==> flow/design.v <==
module ALU(
	input logic [1:0] i_ALU_Op,
	input logic [15:0] i_ALU_1,
	input logic [15:0] i_ALU_2,
	output logic [15:0] o_ALU_out,
	output o_N,
	output o_Z
);
	logic [15:0] ALU_out_temp;
	assign o_ALU_out = ALU_out_temp;
	assign o_N = o_ALU_out[15];
	assign o_Z = (o_ALU_out == 16'b0);
	always_comb begin
		case(i_ALU_Op)
			2'b00: ALU_out_temp = i_ALU_1 + i_ALU_2;
			2'b01: ALU_out_temp = i_ALU_1 - i_ALU_2;
			2'b10: ALU_out_temp = 2*i_ALU_2;
			2'b11: ALU_out_temp = i_ALU_1;
		endcase
	end
endmodule
module RF(
	input i_RF_write,
	input clk,
	input rst,
	input logic [2:0] i_reg_y,
	input logic [2:0] i_reg_x,
	input logic [2:0] i_reg_w,
	input logic [15:0] i_data_w,
	output logic [15:0] o_data_1,
	output logic [15:0] o_data_2
);
	logic [15:0] r0;
	logic [15:0] r1;
	logic [15:0] r2;
	logic [15:0] r3;
	logic [15:0] r4;
	logic [15:0] r5;
	logic [15:0] r6;
	logic [15:0] r7;
	logic [15:0] data_temp_1;
	logic [15:0] data_temp_2;
	assign o_data_1 = data_temp_1;
	assign o_data_2 = data_temp_2;
	always_comb begin
		case(i_reg_x)
			3'b000: data_temp_1 = r0;
			3'b001: data_temp_1 = r1;
			3'b010: data_temp_1 = r2;
			3'b011: data_temp_1 = r3;
			3'b100: data_temp_1 = r4;
			3'b101: data_temp_1 = r5;
			3'b110: data_temp_1 = r6;
			3'b111: data_temp_1 = r7;
		endcase
		case(i_reg_y)
			3'b000: data_temp_2 = r0;
			3'b001: data_temp_2 = r1;
			3'b010: data_temp_2 = r2;
			3'b011: data_temp_2 = r3;
			3'b100: data_temp_2 = r4;
			3'b101: data_temp_2 = r5;
			3'b110: data_temp_2 = r6;
			3'b111: data_temp_2 = r7;
		endcase
	end
	always_ff @(posedge clk or posedge rst) begin
		if(rst) begin
			r0 = 16'b0;
			r1 = 16'b0;
			r2 = 16'b0;
			r3 = 16'b0;
			r4 = 16'b0;
			r5 = 16'b0;
			r6 = 16'b0;
			r7 = 16'b0;
		end else begin 
			if(i_RF_write) begin
				case(i_reg_w)
					3'b000: r0 = i_data_w;
					3'b001: r1 = i_data_w;
					3'b010: r2 = i_data_w;
					3'b011: r3 = i_data_w;
					3'b100: r4 = i_data_w;
					3'b101: r5 = i_data_w;
					3'b110: r6 = i_data_w;
					3'b111: r7 = i_data_w;
				endcase
			end
		end
	end
endmodule
module datapath(
	input rst,
	input clk, 
	input logic [15:0] i_mem_rddata,
	input logic i_PC_write,
	input logic i_Addr_sel,
	input logic i_mem_wr,
	input logic i_MDR_load,
	input logic i_IR_load,
	input logic i_OpA_sel,
	input logic i_OpAB_load,
	input logic [1:0] i_ALU_1_sel,
	input logic [1:0] i_ALU_2_sel,
	input logic [1:0] i_ALUop_sel,
	input logic i_ALU_out,
	input logic i_RF_write,
	input logic i_Reg_in,
	input logic i_Flag_write,
	input logic i_RF_write_call,
	input logic i_mov_hi,
	output logic o_N,
	output logic o_Z,
	output logic [3:0] o_instr,
	output logic [15:0] o_mem_wrdata,
	output logic [15:0] o_mem_addr,
	output logic o_mem_rd,
	output logic o_mem_wr,
	output logic o_imm
);
	logic [15:0] ALU_in1;
	logic [15:0] ALU_in2;
	logic [15:0] ALU_out; 
	logic N_temp; 
	logic Z_temp;
	ALU ALU_inst(
		.i_ALU_Op(i_ALUop_sel),
		.i_ALU_1(ALU_in1),
		.i_ALU_2(ALU_in2),
		.o_ALU_out(ALU_out), 
		.o_Z(Z_temp),
		.o_N(N_temp)
	);
	always @ (posedge clk or posedge rst) begin 
		if (rst) begin 
			o_N <= 0;
			o_Z <= 0;
		end 
		else begin 
			if (i_Flag_write) begin 
				o_N <= N_temp; 
				o_Z <= Z_temp; 
			end 
		end 
	end 
	logic [2:0] reg_y;
	logic [2:0] reg_x; 
	logic [2:0] reg_w;
	logic [15:0] data_w; 
	logic [15:0] data_1;
	logic [15:0] data_2; 
	RF RF_inst (
		.i_RF_write(i_RF_write),
		.clk(clk),
		.rst(rst),
		.i_reg_y(reg_y),
		.i_reg_x(reg_x),
		.i_reg_w(reg_w),
		.i_data_w(data_w),
		.o_data_1(data_1),
		.o_data_2(data_2)
	); 
	logic [15:0] PC;
	logic [15:0] IR;
	logic [15:0] MDR; 
	logic [7:0] imm8; 
	logic [10:0] imm11; 
	logic [15:0] opA;
	logic [15:0] opB;
	logic [15:0] ALU_out_reg;
	logic [15:0] imm8_reg, imm11_reg; 
	assign imm8 = IR[15:8];
	assign imm11 = IR[15:5];
	assign imm8_reg = $signed(imm8);
	assign imm11_reg = {imm11[10], imm11[10], imm11[10], imm11[10], imm11, 1'b0};
	assign o_mem_addr = i_Addr_sel ? PC : opB;
	assign reg_x = i_OpA_sel ? 3'd1 : IR[7:5];
	assign reg_y = IR[10:8];
	assign reg_w = i_RF_write_call ? 3'b111 : reg_x;
	assign data_w = i_Reg_in ? MDR : ALU_out_reg;
	assign o_instr = IR[3:0];
	assign o_imm = IR[4]; 
	assign o_mem_wrdata = opA;
	always_comb begin
		case(i_ALU_1_sel) 
			2'b00: ALU_in1 = PC;
			2'b01: ALU_in1 = opA;
			2'b11: ALU_in1 = 16'b0;
			default: ALU_in1 = 1'b0;
		endcase
		case(i_ALU_2_sel)
			2'b00: ALU_in2 = opB;
			2'b01: ALU_in2 = 16'd2;
			2'b10: ALU_in2 = imm8_reg;
			2'b11: ALU_in2 = imm11_reg;
		endcase
	end
	always_ff @ (posedge clk) begin 
		if (rst) begin
			PC <= 16'b0; 
			IR <= 16'b0; 
			MDR <= 16'b0;
			opA <= 16'b0;
			opB <= 16'b0;
			ALU_out_reg <= 16'b0;
		end
		if(i_PC_write) PC <= ALU_out;
		if(i_IR_load) IR <= i_mem_rddata;
		if(i_OpAB_load) begin
			opA <= data_1;
			opB <= data_2;
		end
		if(i_MDR_load) MDR <= i_mem_rddata;
		if(i_ALU_out) begin
			if(i_mov_hi) ALU_out_reg <= {imm8,opA[7:0]};
			else ALU_out_reg <= ALU_out;
		end
	end 
endmodule
module control(
	input rst,
	input clk, 
	input i_N,
	input i_Z,
	input [3:0] i_instr,
	input i_imm,
	input i_mem_wait,  
	input i_mem_rddatavalid,  
	output logic o_PC_write,
	output logic o_Addr_sel,
	output logic o_mem_rd,
	output logic o_mem_wr,
	output logic o_MDR_load,
	output logic o_IR_load,
	output logic o_OpA_sel,
	output logic o_OpAB_load,
	output logic [1:0] o_ALU_1_sel,
	output logic [1:0] o_ALU_2_sel,
	output logic [1:0] o_ALUop_sel,
	output logic o_ALU_out,
	output logic o_RF_write,
	output logic o_RF_write_call,
	output logic o_Reg_in,
	output logic o_Flag_write,
	output logic o_mov_hi
);
	enum int unsigned 
	{ 
		S_RESET,
		S_FETCH,
		S_DECODE,
		S_ADD_ADDI,
		S_SAVE_MULTIPLY,
		S_LOAD_OPB,
		S_SAVE_PC,
		S_SAVE_REG,
		S_SUB_SUBI_CMP_CMPI,
		S_LD,
		S_LD_SAVE,
		S_LD_SAVE2,		
		S_ST,
		S_MV_MVI_MVHI,
		S_JR_JZ_JN,
		S_JR_JZ_JN_IMM,
		S_CALL,
		S_SAVE_REG_PC,
		S_FETCH_JMP_CALL,
		S_RX_TO_PC,
		S_DATA,
		S_SAVE_REG_PC_2,
		S_JUMP_TO_PC
	} state, nextstate;
	always_ff @ (posedge clk or posedge rst) begin
		if(rst) state <= S_RESET;
		else state <= nextstate;
	end 
	always_comb begin
		nextstate = state;
		o_PC_write = 1'b0;
		o_Addr_sel = 1'b0;
		o_mem_rd = 1'b0;
		o_mem_wr = 1'b0;
		o_MDR_load = 1'b0;
		o_IR_load = 1'b0;
		o_OpA_sel = 1'b0;
		o_OpAB_load = 1'b0;
		o_ALU_1_sel = 2'b0;
		o_ALU_2_sel = 2'b0;
		o_ALUop_sel= 2'b0;
		o_ALU_out = 1'b0;
		o_RF_write = 1'b0;
		o_Reg_in = 1'b0;
		o_Flag_write = 1'b0;
		o_RF_write_call = 1'b0;
		o_mov_hi = 1'b0;
		case(state)
			S_RESET: begin
				nextstate = S_FETCH;
			end
			S_FETCH: begin
				o_PC_write = ~i_mem_wait;  
				o_Addr_sel = 1'b1;
				o_mem_rd = 1'b1;    
				o_ALU_2_sel = 2'b01;
				nextstate = i_mem_wait ? state : S_DATA;
			end
			S_DATA: begin 
				o_IR_load = 1'b1;
				nextstate = i_mem_rddatavalid ? S_DECODE : state;
			end 
			S_DECODE: begin
				o_OpAB_load = 1'b1;
				if(i_instr == 4'b0001) 
					nextstate = S_ADD_ADDI;
				else if(i_instr == 4'b0010 | i_instr == 4'b0011)
					nextstate = S_SUB_SUBI_CMP_CMPI;
				else if(i_instr == 4'b0100)
					nextstate = S_LD;
				else if(i_instr == 4'b0101)
					nextstate = S_ST;
				else if(i_instr == 4'b0000 | i_instr == 4'b0110)
					nextstate = S_MV_MVI_MVHI;
				else if(i_instr == 4'b1000 | i_instr == 4'b1001 | i_instr == 4'b1010)
					nextstate = S_JR_JZ_JN;
				else if(i_instr == 4'b1100)
					nextstate = S_CALL;
			end
			S_ADD_ADDI: begin 
				if (i_imm) o_ALU_2_sel = 2'b10; 
				o_ALU_1_sel = 2'b01;
				o_ALU_out = 1'b1;
				o_Flag_write = 1'b1;
				nextstate = S_SAVE_REG;
			end 
			S_SAVE_REG: begin 
				o_RF_write = 1'b1;
				nextstate = S_FETCH;
			end 
			S_SAVE_MULTIPLY: begin 
				o_ALU_2_sel = 2'b11;
				o_ALU_out = 1'b1;
				o_ALUop_sel = 2'b10;
				nextstate = S_SAVE_REG_PC; 
			end 
			S_SAVE_REG_PC: begin
				o_RF_write = 1'b1;
				nextstate = S_LOAD_OPB;
			end
			S_LOAD_OPB: begin
				o_OpAB_load = 1'b1;
				nextstate = S_SAVE_PC;
			end
			S_SAVE_PC: begin
				o_PC_write = 1'b1;
				nextstate = S_FETCH;
			end
			S_SUB_SUBI_CMP_CMPI: begin 
				if (i_imm) begin 
					o_ALU_1_sel = 2'b01; 
					o_ALU_2_sel = 2'b10; 
					o_ALUop_sel = 2'b01; 
					o_ALU_out = 1'b1; 
					o_Flag_write = 1'b1; 
					if (i_instr == 4'b0010)
						nextstate = S_SAVE_REG; 
					else if (i_instr == 4'b0011)
						nextstate = S_FETCH; 
				end else begin 
					o_ALU_1_sel = 2'b01; 
					o_ALUop_sel = 2'b01; 
					o_ALU_out = 1'b1; 
					o_Flag_write = 1'b1; 
					if (i_instr == 4'b0010)
						nextstate = S_SAVE_REG; 
					else if (i_instr == 4'b0011)
						nextstate = S_FETCH; 
				end
			end 
			S_LD: begin 
				o_mem_rd = 1'b1;  
				nextstate = i_mem_wait ? state : S_LD_SAVE; 
			end
			S_LD_SAVE: begin
				o_MDR_load = 1'b1;
				nextstate = i_mem_rddatavalid ? S_LD_SAVE2 : state;
			end
			S_LD_SAVE2: begin 
				o_ALU_out = 1'b1;
				o_RF_write = 1'b1;
				o_Reg_in = 1'b1;
				nextstate = S_FETCH; 
			end 
			S_ST: begin
				o_mem_wr = 1'b1;  
				nextstate = i_mem_wait ? state : S_FETCH; 
			end
			S_MV_MVI_MVHI: begin
				if(i_instr == 4'b0000) begin
					if(i_imm) o_ALU_2_sel = 2'b10;
					else o_ALU_2_sel = 2'b00;
					o_ALU_1_sel = 2'b11;  
					o_ALUop_sel = 2'b00;
					o_ALU_out = 1'b1;
					nextstate = S_SAVE_REG;
				end 
				else if(i_instr == 4'b0110 && i_imm) begin
					o_mov_hi = 1'b1;
					o_ALUop_sel = 2'b00;
					o_ALU_out = 1'b1;
					nextstate = S_SAVE_REG;	
				end 
			end
			S_FETCH_JMP_CALL: begin
				o_PC_write = 1'b1;
				o_ALU_1_sel = 2'b00;
				o_ALU_2_sel = 2'b11;
				o_ALU_out = 1'b1;
				nextstate = S_FETCH; 
			end
			S_JR_JZ_JN: begin
				if(i_instr == 4'b1000) begin
					if(i_imm) nextstate = S_FETCH_JMP_CALL;
					else begin
						o_PC_write = 1'b1;
						o_ALU_1_sel = 2'b01;
						o_ALUop_sel = 2'b11;
						nextstate = S_FETCH;
					end
				end
				if(i_instr == 4'b1001) begin
					if(i_Z) begin
						if(i_imm) nextstate = S_FETCH_JMP_CALL;
						else begin
							o_PC_write = 1'b1;
							o_ALU_1_sel = 2'b01;
							o_ALUop_sel = 2'b11;
							nextstate =  S_FETCH;
						end
					end
					else nextstate = S_FETCH;
				end
				if(i_instr == 4'b1010) begin
					if(i_N) begin
						if(i_imm) nextstate = S_FETCH_JMP_CALL;
						else begin
							o_PC_write = 1'b1;
							o_ALU_1_sel = 2'b01;
							o_ALUop_sel = 2'b11;
							nextstate =  S_FETCH;
						end
					end
					else nextstate = S_FETCH;
				end
			end
			S_CALL: begin
				o_ALU_1_sel = 1'b0;
				o_ALUop_sel = 2'b11;
				o_ALU_out = 1'b1;
				nextstate = S_SAVE_REG_PC_2;
			end
			S_SAVE_REG_PC_2: begin
				o_RF_write = 1'b1;
				o_RF_write_call = 1'b1;
				if(i_imm) nextstate = S_FETCH_JMP_CALL;
				else nextstate = S_RX_TO_PC;
			end
			S_RX_TO_PC: begin
				o_PC_write = 1'b1;
				o_ALU_1_sel = 2'b01;
				nextstate = S_FETCH;
			end
		endcase
	end
endmodule
module cpu(
	input clk,
	input reset,
	input logic [15:0] i_mem_rddata,
	input logic i_mem_wait,  
	input logic i_mem_rddatavalid,  
	output logic [15:0] o_mem_wrdata,
	output logic [15:0] o_mem_addr,
	output logic o_mem_rd,
	output logic o_mem_wr
);
	logic PC_write;
	logic Addr_sel;
	logic mem_rd;
	logic mem_wr;
	logic MDR_load;
	logic IR_load;
	logic OpA_sel;
	logic OpAB_load;
	logic [1:0] ALU_1_sel;
	logic [1:0] ALU_2_sel;
	logic [1:0] ALUop_sel;
	logic ALU_out;
	logic RF_write;
	logic Reg_in;
	logic Flag_write;
	logic RF_write_call;
	logic mov_hi;
	logic N, Z, imm;
	logic [3:0] instr;
	datapath data(
		.rst(reset),
		.clk(clk), 
		.i_mem_rddata(i_mem_rddata),
		.i_PC_write(PC_write),
		.i_Addr_sel(Addr_sel),
		.i_mem_wr(mem_wr),
		.i_MDR_load(MDR_load),
		.i_IR_load(IR_load),
		.i_OpA_sel(OpA_sel),
		.i_OpAB_load(OpAB_load),
		.i_ALU_1_sel(ALU_1_sel),
		.i_ALU_2_sel(ALU_2_sel),
		.i_ALUop_sel(ALUop_sel),
		.i_ALU_out(ALU_out),
		.i_RF_write(RF_write),
		.i_Reg_in(Reg_in),
		.i_Flag_write(Flag_write),
		.i_RF_write_call(RF_write_call),
		.i_mov_hi(mov_hi),
		.o_N(N),
		.o_Z(Z),
		.o_instr(instr),
		.o_mem_wrdata(o_mem_wrdata),
		.o_mem_addr(o_mem_addr),
		.o_mem_rd(mem_rd),
		.o_mem_wr(mem_wr),
		.o_imm(imm)
	);
	control control(
		.rst(reset),
		.clk(clk),
		.i_N(N),
		.i_Z(Z),
		.i_instr(instr),
		.i_imm(imm),
		.i_mem_wait(i_mem_wait),
		.i_mem_rddatavalid(i_mem_rddatavalid),  
		.o_PC_write(PC_write),
		.o_Addr_sel(Addr_sel),
		.o_mem_rd(o_mem_rd),
		.o_mem_wr(o_mem_wr),
		.o_MDR_load(MDR_load),
		.o_IR_load(IR_load),
		.o_OpA_sel(OpA_sel),
		.o_OpAB_load(OpAB_load),
		.o_ALU_1_sel(ALU_1_sel),
		.o_ALU_2_sel(ALU_2_sel),
		.o_ALUop_sel(ALUop_sel),
		.o_ALU_out(ALU_out),
		.o_RF_write(RF_write),
		.o_Reg_in(Reg_in),
		.o_Flag_write(Flag_write),
		.o_RF_write_call(RF_write_call),
		.o_mov_hi(mov_hi)
	);
endmodule
======== From RTL to reports: cpu ========
What the tools print for cpu, step after step.
Lines are those of the file above, counted from 1.
Operators carry their Yosys type and port widths (W data, S select, Z words).
Library cell names are shortened.
A cell with -- has no value.
design
  top ..................................... cpu
  clock port .............................. clk
  standard-cell library ................... sky130hd
  library corner .......................... tt_025C_1v80

======== Word level ========
Source: Yosys, flattened and elaborated, memories not mapped. Widths are those after wreduce. Registers that Yosys merges into a memory's read port (data or address) are not register bits. Print and check cells do not count.
cells by class
  reductions and logical operators ........ 42
  bitwise logic cells ..................... 13
  eq/ne operators ......................... 67
  $add $sub $neg .......................... 2
  mux-type cells .......................... 94
operator list
  cell                   number
  $mux W32               20
  $pmux W32 S16          1
  $mux W16               18
  $pmux W16 S8           2
  $eq A32 B4 Y1 const B  7
  $eq A32 B5 Y1 const B  6
  $eq A32 B3 Y1 const B  4
  $pmux W16 S4           2
  $eq A32 B2 Y1 const B  2
  $reduce_or A7 Y1       8
  $eq A3 B3 Y1 const B   12
  $mux W2                18
  $eq A32 B1 Y1 const B  1
  $logic_not A32 Y1      1
  $pmux W16 S2           1
  $mux W1                24
  $eq A3 B2 Y1 const B   6
  $add A16 B16 Y16       1
  $sub A16 B16 Y16       1
  $logic_not A16 Y1      1
  $reduce_bool A16 Y1    1
  $reduce_and A2 Y1      8
  $eq A4 B4 Y1 const B   4
  $pmux W2 S4            2
  $eq A4 B3 Y1 const B   3
  $reduce_or A6 Y1       2
  $reduce_and A10 Y1     1
  $ne A2 B2 Y1 const B   5
Not listed: further kinds 23, cells in them 56.
word-level totals
  register bits after elaboration ......... 258
  output and inout port bits .............. 34
  bits of input ports ..................... 20
  elaborated cells ........................ 235

======== Longest topological paths ========
Longest topological path by Yosys (ltp), each cell counted once; first at word level (registers and memories cut), then after technology mapping (sequential cells cut; the memories' decode and read muxes count).
logic depth
  depth after elaboration ................. 15
  ABC_AREA ................................ 0
  mapped depth ............................ 22
  gate-level depth less buffers ........... 20

======== Synthesis result ========
Source: synth_stat.txt of the flow (Yosys; design flattened, memories mapped). It holds for the ABC_AREA given above (unset counts as 0); a run with the other value may have another netlist.
The area totals of this step are shown rounded.
cells by type
  cell type  number  area in all (um2)
  dfrtp_1    146     3.65E+03
  edfxtp_1   96      2.88E+03
  a21oi_1    152     760.73
  nor2_1     195     731.952
  o21ai_0    119     595.571
  nand2_1    150     563.04
  mux2i_1    49      490.47
  mux2_2     38      427.91
  clkbuf_1   76      285.274
  a221oi_1   26      227.718
  and2_1     36      225.216
  mux4_2     9       202.694
  ha_1       16      200.192
  nand3_1    31      155.149
  a211oi_1   20      150.144
  o22ai_1    24      150.144
  inv_1      31      116.362
  xor2_1     12      105.101
Other cell types: 51; their cells: 172.
mapped netlist
  area of sequential cells ................ 6563 um2
  mapped cells ............................ 1398
  mapped flip-flops ....................... 243
  buffer cells ............................ 92
  mapped area ............................. 13240 um2
By module: a second synthesis without flattening, with its own total; a netlist apart from the flattened one above.
unflattened totals
  cell total of the unflattened synthesis .. 1259
  area (unflattened synthesis) ............ 14380 um2
Each row is one instance without its submodules.
modules
  module    cells  seq. area (um2)  instances  area (um2)
  RF        603    3203             1          7136
  datapath  356    2933             1          4853
  ALU       207    0.0              1          1494
  control   93     426.7            1          899.6
  cpu       0      0.0              1          0.0

======== Timing after synthesis ========
Source: OpenSTA report_checks on the synthesized netlist (no wires, ideal clock, input and output delay 20% of the period each), path of least setup slack; recovery checks are left aside. Register names are those of the netlist, which keeps one name where synthesis merged equal registers.
path post-synthesis
  path kind ............................... input -> register
  from .................................... input reset
  to ...................................... register data.ALU_out_reg[0]
  data arrival time ....................... 5.427 ns
  data required time ...................... 4.167 ns
  launch time at the first pin ............ 0.960 ns
  setup time .............................. 0.633 ns
  buffers on the path ..................... 0
  period .................................. 4.8 ns
  external input delay .................... 0.960 ns
  path delay .............................. 5.100 ns
  driving pins on the path ................ 2
  slack ................................... -1.260 ns
  synthesis period reached ................ 6.06 ns
"path delay" is the arrival time less input delay plus setup time.
"driving pins on the path" counts driving pins, that of a launching flip-flop among them; a cell with two outputs on the path counts twice.
"synthesis period reached" is the clock period less the worst setup slack; recovery checks do not enter. This is arithmetic on one report: input and output delays are still those of the set period (20% each).
The rows between start and end are the longest chain of elaborated cells between them; the timing report does not say that the signal goes this way. Where chains are equally long, one stands for them.
Each line given opens the expression or statement behind the cell; cells for indexed reads and writes are added by Yosys, which also makes memories of some case tables.
A register here has more assigning lines than the two given.
The path ends at the enable pin of a flip-flop; only ways to that pin are counted.
on the way, post-synthesis
  cells stage by stage .................... inv_1 > nand2_1
  cells in the longest elaborated chain ... 1
  elaborated cells between the ends (all ways) .. 1
  RTL lines with such cells ............... 0
  those cells by class .................... 1 x reduce/logical
RTL lines, path post-synthesis
  what                RTL line  text
  from (decl)         478       input reset,
  $reduce_bool A2 Y1  --
  to (assign)         216       if(i_mov_hi) ALU_out_reg <= {imm8,opA[7:0]};
  to (assign)         217       else ALU_out_reg <= ALU_out;
  to (decl)           171       logic [15:0] ALU_out_reg;

======== Worst path after layout ========
From the final timing report of flow run 1: the path of least setup slack in the routed layout; clock arrival at registers is part of the times.
path post-layout
  path kind ............................... register -> register
  from .................................... register data.IR[1]
  to ...................................... register data.ALU_out_reg[15]
  data required time ...................... 4.99 ns
  period .................................. 4.73 ns
  slack ................................... 0.04 ns
  launch time at the first pin ............ 0.54 ns
  data arrival time ....................... 4.95 ns
  driving pins on the path ................ 20
  buffers on the path ..................... 0
  setup time .............................. 0.28 ns
The rows between start and end are the longest chain of elaborated cells between them; the timing report does not say that the signal goes this way. Where chains are equally long, one stands for them.
A register here has more assigning lines than the two given.
Ways into the end's enable are left out, as the timed path ends at the data pin.
on the way, post-layout
  cells stage by stage .................... edfxtp_1 > or3b_4 > o21a_4 > a32oi_2 > nand2_2 > nor4_4 > nand3_1 > o21ai_1 > xor2_1 > ha_1 > a21o_1 > a21oi_1 > o22ai_1 > nor2_1 > a21oi_1 > a31o_2 > or2_2 > mux2i_1 > xnor2_2 > a211oi_1
  cells in the longest elaborated chain ... 15
  elaborated cells between the ends (all ways) .. 47
  those cells by class .................... 2 x add/sub; 11 x eq/ne; 29 x mux; 5 x reduce/logical
RTL lines, path post-layout
  what              RTL line  text
  from (decl)       165       logic [15:0] IR;
  from (assign)     202       IR <= 16'b0;
  from (assign)     209       if(i_IR_load) IR <= i_mem_rddata;
  $eq A4 B4 Y1      422       if(i_instr == 4'b1000) begin
  $mux W2           422
  $mux W2           433       if(i_imm) nextstate = S_FETCH_JMP_CALL;
  $mux W2           432       if(i_Z) begin
  $mux W2           431       if(i_instr == 4'b1001) begin
  $mux W2           445       if(i_imm) nextstate = S_FETCH_JMP_CALL;
  $mux W2           444       if(i_N) begin
  $mux W2           443       if(i_instr == 4'b1010) begin
  $pmux W2 S3       297       case(state)
  $eq A2 B1 Y1      186       case(i_ALU_1_sel)
  $pmux W16 S2      186
  $sub A16 B16 Y16  16        2'b01: ALU_out_temp = i_ALU_1 - i_ALU_2;
  $pmux W16 S4      14        case(i_ALU_Op)
  $mux W16          216       if(i_mov_hi) ALU_out_reg <= {imm8,opA[7:0]};
  $mux W16          215       if(i_ALU_out) begin
  to (assign)       216
  to (assign)       217       else ALU_out_reg <= ALU_out;
  to (decl)         171       logic [15:0] ALU_out_reg;

Data sheet: physical implementation of cpu

Flow measurements of cpu on sky130hd: 2 stored runs with different settings, listed in no order. Input and output delays are each 20% of the period that was set; the output load is 0.01 pF.
"reached clock period" is the run's clock period less its worst setup slack. It is reckoned from that one timing run; input and output delays stay at 20% of the period that was set.
"time on the worst setup path" = time allowed to the worst setup path (clock period - input delay - output delay, where it has them) - its slack; a late launch clock adds to it, a late capture clock takes from it.
"total power of the final layout": no workload was simulated; the value follows from the tool's default switching activity.
Measured values are rounded.

======== flow run 1 ========
==> flow/run.sh <==
#!/bin/bash
# the make line also repeats the synthesis and layout settings of config.mk as NAME=value (left out here)
make -C /OpenROAD-flow-scripts/flow DESIGN_CONFIG=/design/flow/config.mk WORK_HOME=/design/flow/orfs CLKGATE_MAP_FILE= finish
==> flow/config.mk <==
export PLATFORM = sky130hd
export DESIGN_NAME = cpu
export DESIGN_NICKNAME = cpu
export VERILOG_FILES = /design/flow/design.v
export SDC_FILE = /design/flow/constraint.sdc
export NUM_CORES = 4
export LEC_CHECK = 0
export CAP_MARGIN = 20
export CORE_MARGIN = 2
export CORE_UTILIZATION = 40
export SETUP_SLACK_MARGIN = -0.21
export SLEW_MARGIN = 20
==> flow/constraint.sdc <==
create_clock -name core_clock -period 4.73 [get_ports {clk}]
set_input_delay 0.9460 -clock core_clock [delete_from_list [all_inputs] [get_ports {clk}]]
set_output_delay 0.9460 -clock core_clock [all_outputs]
set_load 0.01 [all_outputs]

-------- measured, flow run 1 --------
  Yosys chip area after synthesis ......... 13240 um2
  area inside the die boundary ............ 34580 um2
  standard-cell area after layout ......... 15570 um2
  utilization in the final report ......... 47.8 %
  setup slack of the worst path ........... 0.038 ns
  total negative slack on setup checks .... 0.000 ns
  post-route worst hold slack ............. 0.480 ns
  total power of the final layout ......... 11.59 mW
  reached clock period .................... 4.692 ns
  time on the worst setup path ............ 4.69 ns
  class of the worst setup path ........... register -> register

======== flow run 2 ========
==> flow/run.sh <==
#!/bin/bash
# the make line also repeats the synthesis and layout settings of config.mk as NAME=value (left out here)
make -C /OpenROAD-flow-scripts/flow DESIGN_CONFIG=/design/flow/config.mk WORK_HOME=/design/flow/orfs CLKGATE_MAP_FILE= finish
==> flow/config.mk <==
export PLATFORM = sky130hd
export DESIGN_NAME = cpu
export DESIGN_NICKNAME = cpu
export VERILOG_FILES = /design/flow/design.v
export SDC_FILE = /design/flow/constraint.sdc
export NUM_CORES = 4
export LEC_CHECK = 0
export ABC_AREA = 1
export CAP_MARGIN = 20
export CORE_MARGIN = 2
export CORE_UTILIZATION = 40
export CTS_CLUSTER_DIAMETER = 354
export HOLD_SLACK_MARGIN = -0.08
export SLEW_MARGIN = 20
==> flow/constraint.sdc <==
create_clock -name core_clock -period 4.8 [get_ports {clk}]
set_input_delay 0.9600 -clock core_clock [delete_from_list [all_inputs] [get_ports {clk}]]
set_output_delay 0.9600 -clock core_clock [all_outputs]
set_load 0.01 [all_outputs]

-------- measured, flow run 2 --------
  Yosys chip area after synthesis ......... 12970 um2
  area inside the die boundary ............ 33870 um2
  standard-cell area after layout ......... 14850 um2
  utilization in the final report ......... 46.8 %
  setup slack of the worst path ........... 0.406 ns
  total negative slack on setup checks .... 0.000 ns
  post-route worst hold slack ............. 0.423 ns
  total power of the final layout ......... 11.02 mW
  reached clock period .................... 4.394 ns
  time on the worst setup path ............ 4.39 ns
  class of the worst setup path ........... register -> register
